==> flow/design.v <==
`timescale 1ns/1ps
`default_nettype none
module multiplier #(parameter WIDTH=256) (
    input wire clk_in,
    input wire rst_in,
    input wire [WIDTH-1:0] a_in,
    input wire [WIDTH-1:0] b_in,
    input wire valid_in,
    output logic [WIDTH*2-1:0] c_out,
    output logic valid_out,
    output logic busy_out
    );
    typedef enum {IDLE=0,COMPUTING=1,DONE=2} fsm_state;
    fsm_state state;
    logic [$clog2(WIDTH)-1:0] index;
    always_ff @(posedge clk_in) begin
        if (rst_in) begin
            c_out <= 0;
            index <= 0;
            state <= IDLE;
            valid_out <= 0;
            busy_out <= 0;
        end else begin
            case (state)
                IDLE: begin
                    if (valid_in) begin
                        c_out <= 0;
                        index <= 0;
                        state <= COMPUTING;
                        busy_out <= 1;
                    end
                end
                COMPUTING: begin
                    if (b_in[index] == 1'b1) begin
                        c_out <= c_out + (a_in << index);  
                    end
                    if (index == WIDTH-1) begin
                        valid_out <= 1;
                        busy_out <= 0;
                        state <= DONE;
                    end
                    index <= index+1;
                end
                DONE: begin
                    valid_out <= 0;
                    state <= IDLE;
                end
            endcase
        end
    end
endmodule
`default_nettype wire
`timescale 1ns/1ps
`default_nettype none
module mont_reduction #(parameter WIDTH=512)
    (input wire clk_in,
     input wire rst_in,
     input wire [WIDTH*2:0] x_mont,
     input wire [WIDTH-1:0] N,
     input wire [WIDTH:0] R,  
     input wire [WIDTH-1:0] N_prime,  
     input wire valid_in,
     output logic [WIDTH-1:0] x_out,
     output logic valid_out,
     output logic busy_out
    );
    logic [WIDTH:0] R_length;
    assign R_length = WIDTH;
    logic signed [WIDTH:0] m;
    logic signed [WIDTH*2:0] t;
    logic mult_valid_in, mult_valid_out, mult_busy;
    logic [WIDTH:0] mult_a, mult_b;
    logic [WIDTH*2+1:0] mult_out;
    multiplier #(.WIDTH(WIDTH+1))
     multiplier(
        .clk_in(clk_in),
        .rst_in(rst_in),
        .a_in(mult_a),
        .b_in(mult_b),
        .valid_in(mult_valid_in),
        .c_out(mult_out),
        .valid_out(mult_valid_out),
        .busy_out(mult_busy)
     );
    typedef enum  {IDLE=0,FIRST_OP=1,SETUP_SECOND=2,SECOND_OP=3,CHECK=4,DONE=5} fsm_state;
    fsm_state state;
    always_ff @(posedge clk_in) begin 
        if (rst_in) begin
            m <= 0;
            t <= 0;
            state <= IDLE;
            busy_out <= 1'b0;
            valid_out <= 1'b0;
            mult_valid_in <= 1'b0;
        end else begin
            case (state)
                IDLE: begin
                    if (valid_in) begin
                        mult_a <= x_mont[WIDTH:0];
                        mult_b <= N_prime;
                        mult_valid_in <= 1'b1;
                        state <= FIRST_OP;
                        busy_out <= 1'b1;
                    end
                end 
                FIRST_OP: begin
                    if (mult_valid_out) begin
                        state <= SETUP_SECOND;
                        m <= mult_out[WIDTH-1:0];
                    end
                    mult_valid_in <= 1'b0;
                end
                SETUP_SECOND: begin
                    mult_a <= m;
                    mult_b <= {1'b0,N};
                    mult_valid_in <= 1'b1;
                    state <= SECOND_OP;
                end
                SECOND_OP: begin
                    if (mult_valid_out) begin
                        t <= $signed({1'b0,x_mont}) - $signed(mult_out) >>> R_length;
                        state <= CHECK;
                    end
                    mult_valid_in <= 0;
                end
                CHECK: begin
                    if (t < 0) begin
                        x_out <= t + $signed({1'b0,N});
                    end else begin
                        x_out <= t[WIDTH-1:0];
                    end
                    valid_out <= 1'b1;
                    state <= DONE;
                    busy_out <= 1'b0;
                end
                DONE: begin
                    valid_out <= 1'b0;
                    state <= IDLE;
                end
            endcase       
        end
    end
endmodule
`default_nettype wire
`timescale 1ns/1ps
`default_nettype none
module mod_exponent #(parameter WIDTH = 64) (
    input wire clk_in,
    input wire rst_in,
    input wire [WIDTH-1:0] base,
    input wire [WIDTH-1:0] exponent,
    input wire [WIDTH-1:0] modulo,
    input wire [WIDTH-1:0] inv_modulo,  
    input wire [WIDTH:0] R,  
    input wire [WIDTH-1:0] start_product,  
    input wire valid_in,
    input wire ready_in,  
    output logic [WIDTH-1:0] c_out,
    output logic valid_out,
    output logic busy_out
    );
    typedef enum {IDLE=0,COMPUTING=1,DONE=2,UPDATE_PRODUCT=3,REDUCE=5,UPDATE_BASE=4,NEXT=6,LAST_REDUCTION=7,WAITING=8,MULTIPLIER_START=9,MULTIPLIER_DONE=10} states;
    states state;
    logic [WIDTH-1:0] running_product, current_base;
    logic [$clog2(WIDTH)-1:0] current_index;
    logic [WIDTH*2:0] reduce_input1, reduce_input2;
    logic [WIDTH-1:0] reduce_output1, reduce_output2;
    logic finished, finished2;  
        logic mult_valid_in, mult_valid_out, mult_busy;
    logic [WIDTH-1:0] mult_a, mult_b;
    logic [WIDTH*2-1:0] mult_out;
    multiplier #(.WIDTH(WIDTH))
     multiplier(
        .clk_in(clk_in),
        .rst_in(rst_in),
        .a_in(mult_a),
        .b_in(mult_b),
        .valid_in(mult_valid_in),
        .c_out(mult_out),
        .valid_out(mult_valid_out),
        .busy_out(mult_busy)
     );
    logic [WIDTH-1:0] mark_a, mark_b;
    logic [WIDTH*2-1:0] mark_out;
    logic markiplier_valid_in, markiplier_valid_out, markiplier_busy;
    multiplier #(.WIDTH(WIDTH))
     markiplier(.clk_in(clk_in),
                .rst_in(rst_in),
                .a_in(mark_a),
                .b_in(mark_b),
                .valid_in(markiplier_valid_in),
                .c_out(mark_out),
                .valid_out(markiplier_valid_out),
                .busy_out(markiplier_busy)
                );
    logic reduction_valid_in, reduction_valid_out, reduction_busy;
    mont_reduction #(.WIDTH(WIDTH))
     reduction(.clk_in(clk_in),
                .rst_in(rst_in),
                .x_mont(mult_out),
                .N(modulo),
                .R(R),
                .N_prime(inv_modulo),
                .valid_in(mult_valid_out),
                .x_out(reduce_output1),
                .valid_out(reduction_valid_out),
                .busy_out(reduction_busy)
     );
    logic reduction2_valid_in, reduction2_valid_out, reduction2_busy;
    mont_reduction #(.WIDTH(WIDTH))
     reduction2(.clk_in(clk_in),
                .rst_in(rst_in),
                .x_mont(mark_out),
                .N(modulo),
                .R(R),
                .N_prime(inv_modulo),
                .valid_in(markiplier_valid_out),
                .x_out(reduce_output2),
                .valid_out(reduction2_valid_out),
                .busy_out(reduction2_busy)
     );
    always_ff @(posedge clk_in) begin
        if (rst_in) begin
            running_product <= start_product;
            current_index <= 0;
            state <= IDLE;
            busy_out <= 0;
            finished <= 0;
            finished2 <= 0;
            valid_out <= 0;
            mult_valid_in <= 0;
            markiplier_valid_in <= 0;
        end else begin
            case (state)
                IDLE: begin
                    if (valid_in) begin
                        state <= COMPUTING;
                        running_product <= start_product;
                        current_index <= 0;
                        current_base <= base; 
                        busy_out <= 1;
                    end
                end 
                COMPUTING: begin
                    if (exponent[current_index] == 1) begin
                        state <= UPDATE_PRODUCT;
                    end else begin
                        state <= UPDATE_BASE;
                    end
                    finished <= 0;
                end
                UPDATE_BASE: begin
                    mult_a <= current_base;
                    mult_b <= current_base;
                    mult_valid_in <= 1'b1;
                    state <= REDUCE;
                end
                UPDATE_PRODUCT: begin
                    mult_a <= current_base;
                    mult_b <= current_base;
                    mult_valid_in <= 1'b1;
                    mark_a <= current_base;
                    mark_b <= running_product;
                    markiplier_valid_in <= 1'b1;
                    state <= REDUCE;
                end
                REDUCE: begin
                    if (exponent[current_index] == 1) begin
                        if (reduction_valid_out) begin
                            finished <= 1'b1;
                            current_base <= reduce_output1;
                        end
                        if (reduction2_valid_out) begin
                            finished2 <= 1'b1;
                            running_product <= reduce_output2;
                        end
                        if (finished == 1'b1 && finished2 == 1'b1) begin
                            state <= NEXT;
                        end
                        mult_valid_in <= 0;
                        markiplier_valid_in <= 0;
                    end else begin
                        if (reduction_valid_out) begin
                            finished <= 1'b1;
                            current_base <= reduce_output1;
                        end
                        if (finished) begin
                            state <= NEXT;
                        end
                        mult_valid_in <= 0;
                    end
                end
                NEXT: begin
                    current_index <= current_index + 1;
                    if (current_index == WIDTH-1) begin
                        state <= LAST_REDUCTION;
                    end else begin
                        state <= COMPUTING;
                    end
                    finished <= 0;
                end
                LAST_REDUCTION: begin
                    mark_a <= running_product;  
                    mark_b <= 1'b1;
                    markiplier_valid_in <= 1'b1;
                    state <= WAITING;
                end
                WAITING: begin
                    markiplier_valid_in <= 1'b0;
                    if (reduction2_valid_out) begin
                        c_out <= reduce_output2;
                        valid_out <= 1;
                        busy_out <= 0;
                        state <= DONE;
                    end
                end
                DONE: begin
                    if (ready_in) begin 
                        state <= IDLE;
                        valid_out <= 0;
                    end
                end
            endcase
        end
    end
endmodule
`default_nettype wire
==> reports on mod_exponent <==
### From RTL to reports: mod_exponent

Tool output for the design above before and after an edit, in the order of the flow.
"before" refers to lines of the RTL above, "after" to lines of the edited file.
"difference" is "after" less "before", of the values as shown; "rel. change" is that difference over "before", in percent.
Operators carry their Yosys type and port widths (W data, S select, Z words).
Not given: --

* top module: mod_exponent
* clock port: clk_in
* standard-cell library: sky130hd
* timing corner: tt_025C_1v80

### Edit of the RTL

Unified diff, file above to edited file.
The edit is scripted: it alters the design's behaviour and was not made to optimise anything.

```diff
@@ -145,5 +145,5 @@
 `timescale 1ns/1ps
 `default_nettype none
-module mod_exponent #(parameter WIDTH = 64) (
+module mod_exponent #(parameter WIDTH = 48) (
     input wire clk_in,
     input wire rst_in,
```

### After elaboration

Yosys after proc, flatten, opt, wreduce and memory -nomap, before mapping. Memory bits, and registers merged into a memory's read port (data or address), are not among the register bits. Print and check cells are not counted.

Cells by class
* add/sub/neg operators: before 13, after 13, difference 0, rel. change 0.00%
* order comparisons: before 2, after 2, difference 0, rel. change 0.00%
* equal/unequal tests: before 59, after 59, difference 0, rel. change 0.00%
* shifts and indexed selects: before 9, after 9, difference 0, rel. change 0.00%
* muxes and demuxes: before 96, after 96, difference 0, rel. change 0.00%
* bitwise gates (word level): before 1, after 1, difference 0, rel. change 0.00%
* reductions and logical operators: before 83, after 83, difference 0, rel. change 0.00%

Operator list
* $mux W64: before 8, after 0, difference -8, rel. change -100.00%
* $mux W48: before 0, after 8, difference +8
* $mux W128: before 4, after 0, difference -4, rel. change -100.00%
* $mux W130: before 4, after 0, difference -4, rel. change -100.00%
* $mux W65: before 4, after 0, difference -4, rel. change -100.00%
* $pmux W64 S2: before 4, after 0, difference -4, rel. change -100.00%
* $pmux W65 S2: before 4, after 0, difference -4, rel. change -100.00%
* $mux W49: before 0, after 4, difference +4
* $mux W96: before 0, after 4, difference +4
* $mux W98: before 0, after 4, difference +4
* $pmux W48 S2: before 0, after 4, difference +4
* $pmux W49 S2: before 0, after 4, difference +4
* $shiftx A64 B6 Y1: before 3, after 0, difference -3, rel. change -100.00%
* $shiftx A48 B6 Y1: before 0, after 3, difference +3
* $add A6 B1 Y6 const B: before 3, after 5, difference +2, rel. change +66.67%
* $eq A6 B6 Y1 const B: before 3, after 5, difference +2, rel. change +66.67%
* $mux W6: before 3, after 5, difference +2, rel. change +66.67%
* $pmux W6 S2: before 3, after 5, difference +2, rel. change +66.67%
* $add A128 B128 Y128: before 2, after 0, difference -2, rel. change -100.00%
* $add A130 B130 Y130: before 2, after 0, difference -2, rel. change -100.00%
* $add A64 B64 Y64: before 2, after 0, difference -2, rel. change -100.00%
* $add A7 B1 Y7 const B: before 2, after 0, difference -2, rel. change -100.00%
* $eq A7 B7 Y1 const B: before 2, after 0, difference -2, rel. change -100.00%
* $lt A66 B1 Y1 const B: before 2, after 0, difference -2, rel. change -100.00%
* $mux W7: before 2, after 0, difference -2, rel. change -100.00%
* $pmux W128 S2: before 2, after 0, difference -2, rel. change -100.00%
* $pmux W130 S2: before 2, after 0, difference -2, rel. change -100.00%
* $pmux W7 S2: before 2, after 0, difference -2, rel. change -100.00%

The list need not be complete.

Word-level totals
* flip-flop bits (word level): before 1818, after 1432, difference -386, rel. change -21.23%
* input bits: before 389, after 293, difference -96, rel. change -24.68%
* word-level cells: before 309, after 309, difference 0, rel. change 0.00%

### Logic depth

Yosys ltp: most cells in a row. Word level: on the elaborated netlist, between registers, memories and ports. Mapped: between sequential cells and ports; inverters and the memories' decode and read muxes count.

Logic depth
* depth after elaboration: before 4, after 4, difference 0, rel. change 0.00%
* ABC_AREA: before 0, after 0
* mapped depth: before 32, after 29, difference -3, rel. change -9.38%
* gate-level depth less buffers: before 27, after 24, difference -3, rel. change -11.11%

### Netlist

Source: synth_stat.txt of the flow (Yosys; design flattened, memories mapped). It holds for the ABC_AREA given above (unset counts as 0); a run with the other value may have another netlist.

Cell types
* sky130_fd_sc_hd__a21oi_1: before 1596, after 1097, difference -499, rel. change -31.27%
* sky130_fd_sc_hd__nand2_1: before 1857, after 1457, difference -400, rel. change -21.54%
* sky130_fd_sc_hd__nor2_1: before 1339, after 947, difference -392, rel. change -29.28%
* sky130_fd_sc_hd__ha_1: before 899, after 675, difference -224, rel. change -24.92%
* sky130_fd_sc_hd__clkbuf_1: before 773, after 567, difference -206, rel. change -26.65%
* sky130_fd_sc_hd__dfxtp_1: before 853, after 659, difference -194, rel. change -22.74%
* sky130_fd_sc_hd__edfxtp_1: before 770, after 578, difference -192, rel. change -24.94%
* sky130_fd_sc_hd__mux2_2: before 693, after 517, difference -176, rel. change -25.40%
* sky130_fd_sc_hd__inv_1: before 568, after 405, difference -163, rel. change -28.70%
* sky130_fd_sc_hd__xnor2_1: before 479, after 327, difference -152, rel. change -31.73%
* sky130_fd_sc_hd__o22ai_1: before 174, after 24, difference -150, rel. change -86.21%
* sky130_fd_sc_hd__nand4_1: before 368, after 220, difference -148, rel. change -40.22%
* sky130_fd_sc_hd__o21ai_0: before 882, after 751, difference -131, rel. change -14.85%
* sky130_fd_sc_hd__a22o_1: before 203, after 79, difference -124, rel. change -61.08%
* sky130_fd_sc_hd__o21bai_1: before 236, after 133, difference -103, rel. change -43.64%
* sky130_fd_sc_hd__mux2i_1: before 408, after 307, difference -101, rel. change -24.75%
* sky130_fd_sc_hd__mux4_2: before 267, after 186, difference -81, rel. change -30.34%
* sky130_fd_sc_hd__buf_1: before 170, after 91, difference -79, rel. change -46.47%

The list need not be complete.

Synthesis totals
* cells in the netlist: before 15632, after 11396, difference -4236, rel. change -27.10%
* cell area after synthesis (um^2): before 132744.8, after 97493.5, difference -35251.3, rel. change -26.56%
* sequential part of the area (um^2): before 40198.6, after 30549.3, difference -9649.3, rel. change -24.00%
* flip-flops: before 1623, after 1237, difference -386, rel. change -23.78%
* buffer cells: before 967, after 686, difference -281, rel. change -29.06%

By module: a second synthesis without flattening, with its own total; a netlist apart from the flattened one above.

Unflattened totals
* cells (unflattened synthesis): before 16567, after 11665, difference -4902, rel. change -29.59%
* area (unflattened synthesis) (um^2): before 135832.8, after 99644.3, difference -36188.5, rel. change -26.64%

Each row is one instance without its submodules.

By module, before
* mont_reduction (WIDTH=64): times used 2, cells 2664, area 23651.4 um^2
* multiplier (WIDTH=65): times used 2, cells 2673, area 18465.2 um^2
* multiplier (WIDTH=64): times used 2, cells 2468, area 17958.5 um^2
* mod_exponent: times used 1, cells 957, area 15682.5 um^2

By module, after
* mont_reduction (WIDTH=48): times used 2, cells 1891, area 17232.8 um^2
* multiplier (WIDTH=49): times used 2, cells 1809, area 13384.1 um^2
* multiplier (WIDTH=48): times used 2, cells 1810, area 13190.2 um^2
* mod_exponent: times used 1, cells 645, area 12030.3 um^2

### Path before layout

OpenSTA on the mapped netlist: ideal clock, no wires. The path of least setup slack (recovery checks aside). Input and output delay are each 20% of the period. Register names are those of the netlist, which keeps one name where synthesis merged equal registers.

Timing path after synthesis
* path type: before input to register, after input to register
* from: before input rst_in, after input rst_in
* to: before register reduction.mult_a[0], after register reduction.mult_a[0]
* period (ns): before 10.0, after 10.0, difference 0.0, rel. change 0.00%
* setup time (ns): before 0.776, after 0.672, difference -0.104
* arrival (ns): before 11.351, after 9.215, difference -2.136, rel. change -18.82%
* slack (ns): before -2.127, after 0.113, difference +2.240
* path delay (ns): before 10.127, after 7.887, difference -2.240, rel. change -22.12%
* driving pins on the path: before 4, after 4, difference 0, rel. change 0.00%
* synthesis period reached (ns): before 12.127, after 9.887, difference -2.240, rel. change -18.47%

"path delay" = arrival - input delay + setup time.
"driving pins on the path": output pins that drive a net of the path, with the launching flip-flop's if there is one; two outputs of one cell count as two.
"synthesis period reached" is the clock period less the worst setup slack; recovery checks do not enter. This is arithmetic on one report: input and output delays are still those of the set period (20% each).
The rows between start and end are the longest chain of elaborated cells between them; the timing report does not say that the signal goes this way. Where chains are equally long, one stands for them.
A line is the first line of the expression or statement that the cell stems from. Yosys adds cells for indexed reads and writes and turns some case tables into memories.

On the way, after synthesis, before:
* cell sequence: sky130_fd_sc_hd__clkbuf_1 -> sky130_fd_sc_hd__clkbuf_1 -> sky130_fd_sc_hd__buf_1 -> sky130_fd_sc_hd__nor3_1
* cells in the longest elaborated chain: 2
* elaborated cells on any way between the ends: 2
* source lines of those cells: 0
* classes of those cells: logic (1); reduce/logical (1)

Ends and longest elaborated chain, after synthesis, before
* start: declaration: RTL line 149 `input wire rst_in,`
* $not A1 Y1
* $reduce_and A3 Y1
* end: assignment: RTL line 99 `mult_a <= x_mont[WIDTH:0];`
* end: assignment: RTL line 114 `mult_a <= m;`
* end: declaration: RTL line 72 `logic [WIDTH:0] mult_a, mult_b;`

On the way, after synthesis, after:
* cell sequence: sky130_fd_sc_hd__clkbuf_1 -> sky130_fd_sc_hd__clkbuf_1 -> sky130_fd_sc_hd__clkbuf_1 -> sky130_fd_sc_hd__nor3_1
* cells in the longest elaborated chain: 2
* elaborated cells on any way between the ends: 2
* source lines of those cells: 0
* classes of those cells: logic (1); reduce/logical (1)

Ends and longest elaborated chain, after synthesis, after
* start: declaration: RTL line 149 `input wire rst_in,`
* $not A1 Y1
* $reduce_and A3 Y1
* end: assignment: RTL line 99 `mult_a <= x_mont[WIDTH:0];`
* end: assignment: RTL line 114 `mult_a <= m;`
* end: declaration: RTL line 72 `logic [WIDTH:0] mult_a, mult_b;`

### Worst path after layout

Path of least setup slack in the final report of the runs of pair A (OpenROAD, finished layout, wires in). Where an end is a register, its clock arrival counts in the times.

Timing path post-layout
* path type: before register to register, after register to register
* from: before register reduction2.multiplier.index[0], after register reduction2.multiplier.index[0]
* to: before register reduction2.multiplier.c_out[123], after register reduction2.multiplier.c_out[97]
* period (ns): before 10.0, after 10.0, difference 0.0, rel. change 0.00%
* setup time (ns): before 0.14, after 0.06, difference -0.08
* arrival (ns): before 9.28, after 8.20, difference -1.08, rel. change -11.64%
* slack (ns): before 1.47, after 2.59, difference +1.12
* driving pins on the path: before 25, after 23, difference -2, rel. change -8.00%

The rows between start and end are the longest chain of elaborated cells between them; the timing report does not say that the signal goes this way. Where chains are equally long, one stands for them.
At most two assigning lines are given for a register; there are more.

On the way, post-layout, before:
* cell sequence: sky130_fd_sc_hd__dfxtp_4 -> sky130_fd_sc_hd__clkinv_1 -> sky130_fd_sc_hd__nor2_1 -> sky130_fd_sc_hd__nor2_1 -> sky130_fd_sc_hd__mux2i_1 -> sky130_fd_sc_hd__mux2_2 -> sky130_fd_sc_hd__mux2i_1 -> sky130_fd_sc_hd__o21ai_0 -> sky130_fd_sc_hd__o22ai_1 -> sky130_fd_sc_hd__ha_1 -> sky130_fd_sc_hd__nand2_1 -> sky130_fd_sc_hd__nor2_1 -> sky130_fd_sc_hd__nand2_1 -> sky130_fd_sc_hd__nor4_1 -> sky130_fd_sc_hd__nand3_1 -> sky130_fd_sc_hd__or4_1 -> sky130_fd_sc_hd__a21oi_1 -> sky130_fd_sc_hd__nor3_1 -> sky130_fd_sc_hd__o211ai_1 -> sky130_fd_sc_hd__a211oi_1 -> sky130_fd_sc_hd__o31a_1 -> sky130_fd_sc_hd__o21ai_1 -> sky130_fd_sc_hd__a41oi_1 -> sky130_fd_sc_hd__xor2_1 -> sky130_fd_sc_hd__o21ai_0
* cells in the longest elaborated chain: 4
* elaborated cells on any way between the ends: 7
* source lines of those cells: 3
* classes of those cells: add/sub (1); eq/ne (1); shift (2); mux (2); reduce/logical (1)

Ends and longest elaborated chain, post-layout, before
* start: declaration: RTL line 15 `logic [$clog2(WIDTH)-1:0] index;`
* start: assignment: RTL line 19 `index <= 0;`
* start: assignment: RTL line 42 `index <= index+1;`
* $shl A65 B7 Y130: RTL line 35 `c_out <= c_out + (a_in << index);`
* $add A130 B130 Y130: RTL line 35
* $mux W130: RTL line 34 `if (b_in[index] == 1'b1) begin`
* $pmux W130 S2: RTL line 24 `case (state)`
* end: assignment: RTL line 27 `c_out <= 0;`
* end: assignment: RTL line 35
* end: declaration: RTL line 9 `output logic [WIDTH*2-1:0] c_out,`

On the way, post-layout, after:
* cell sequence: sky130_fd_sc_hd__dfxtp_4 -> sky130_fd_sc_hd__buf_4 -> sky130_fd_sc_hd__mux4_2 -> sky130_fd_sc_hd__mux2i_1 -> sky130_fd_sc_hd__nor2_1 -> sky130_fd_sc_hd__a21oi_1 -> sky130_fd_sc_hd__nor2_1 -> sky130_fd_sc_hd__a31oi_1 -> sky130_fd_sc_hd__nor2_1 -> sky130_fd_sc_hd__ha_1 -> sky130_fd_sc_hd__nand2_1 -> sky130_fd_sc_hd__nor3_1 -> sky130_fd_sc_hd__nand3_1 -> sky130_fd_sc_hd__a311oi_1 -> sky130_fd_sc_hd__o21ai_1 -> sky130_fd_sc_hd__a31o_2 -> sky130_fd_sc_hd__o41a_1 -> sky130_fd_sc_hd__o2111a_1 -> sky130_fd_sc_hd__o31ai_1 -> sky130_fd_sc_hd__a21oi_1 -> sky130_fd_sc_hd__xnor2_1 -> sky130_fd_sc_hd__or3_1 -> sky130_fd_sc_hd__o21ai_1
* cells in the longest elaborated chain: 4
* elaborated cells on any way between the ends: 7
* source lines of those cells: 3
* classes of those cells: add/sub (1); eq/ne (1); shift (2); mux (2); reduce/logical (1)

Ends and longest elaborated chain, post-layout, after
* start: declaration: RTL line 15 `logic [$clog2(WIDTH)-1:0] index;`
* start: assignment: RTL line 19 `index <= 0;`
* start: assignment: RTL line 42 `index <= index+1;`
* $shl A49 B6 Y98: RTL line 35 `c_out <= c_out + (a_in << index);`
* $add A98 B98 Y98: RTL line 35
* $mux W98: RTL line 34 `if (b_in[index] == 1'b1) begin`
* $pmux W98 S2: RTL line 24 `case (state)`
* end: assignment: RTL line 27 `c_out <= 0;`
* end: assignment: RTL line 35
* end: declaration: RTL line 9 `output logic [WIDTH*2-1:0] c_out,`

### Measured runs

Runs of the flow (Yosys, OpenROAD) on both versions; the two runs of a pair have the same settings. The constraints put input and output delay at 20% of the set period each and load the outputs with 0.01 pF.

Flow settings, pair A:
* CORE_UTILIZATION: 30
* PLACE_DENSITY: 0.4
* period_ns: 10.0
* CAP_MARGIN: 20
* CORE_MARGIN: 2
* SLEW_MARGIN: 20

Results, pair A
* netlist area reported by Yosys (um^2): before 132744.8, after 97493.5, difference -35251.3, rel. change -26.56%
* full die area (um^2): before 447822.0, after 329556.0, difference -118266.0, rel. change -26.41%
* post-layout utilization (%): before 34.1, after 34.1, difference 0.0
* setup slack of the worst path (ns): before 1.465, after 2.592, difference +1.127
* worst hold slack after layout (ns): before 0.423, after 0.450, difference +0.027
* overall power (µW): before 16752, after 12541, difference -4211, rel. change -25.14%
* reached clock period (ns): before 8.535, after 7.408, difference -1.127, rel. change -13.20%

Flow settings, pair B:
* ABC_AREA: 0
* CAP_MARGIN: 40
* CELL_PAD_IN_SITES_DETAIL_PLACEMENT: 0
* CELL_PAD_IN_SITES_GLOBAL_PLACEMENT: 2
* CORE_UTILIZATION: 28
* GPL_ROUTABILITY_DRIVEN: 1
* MAX_ROUTING_LAYER: met4
* PLACE_DENSITY_LB_ADDON: 0.16
* SLEW_MARGIN: 20
* TNS_END_PERCENT: 90
* period_ns: 13.9
* CORE_MARGIN: 2

Results, pair B
* netlist area reported by Yosys (um^2): before 132744.8, after 97493.5, difference -35251.3, rel. change -26.56%
* full die area (um^2): before 479612.0, after 352925.0, difference -126687.0, rel. change -26.41%
* post-layout utilization (%): before 32.0, after 32.1, difference +0.1
* setup slack of the worst path (ns): before 4.969, after 6.227, difference +1.258
* worst hold slack after layout (ns): before 0.425, after 0.450, difference +0.025
* overall power (µW): before 11766, after 8984, difference -2782, rel. change -23.64%
* reached clock period (ns): before 8.931, after 7.673, difference -1.258, rel. change -14.09%

"reached clock period": clock period set for the run, less the worst setup slack. It is reckoned from that one timing run; input and output delays stay at 20% of the period that was set.
"overall power": no workload was simulated; the value follows from the tool's default switching activity.
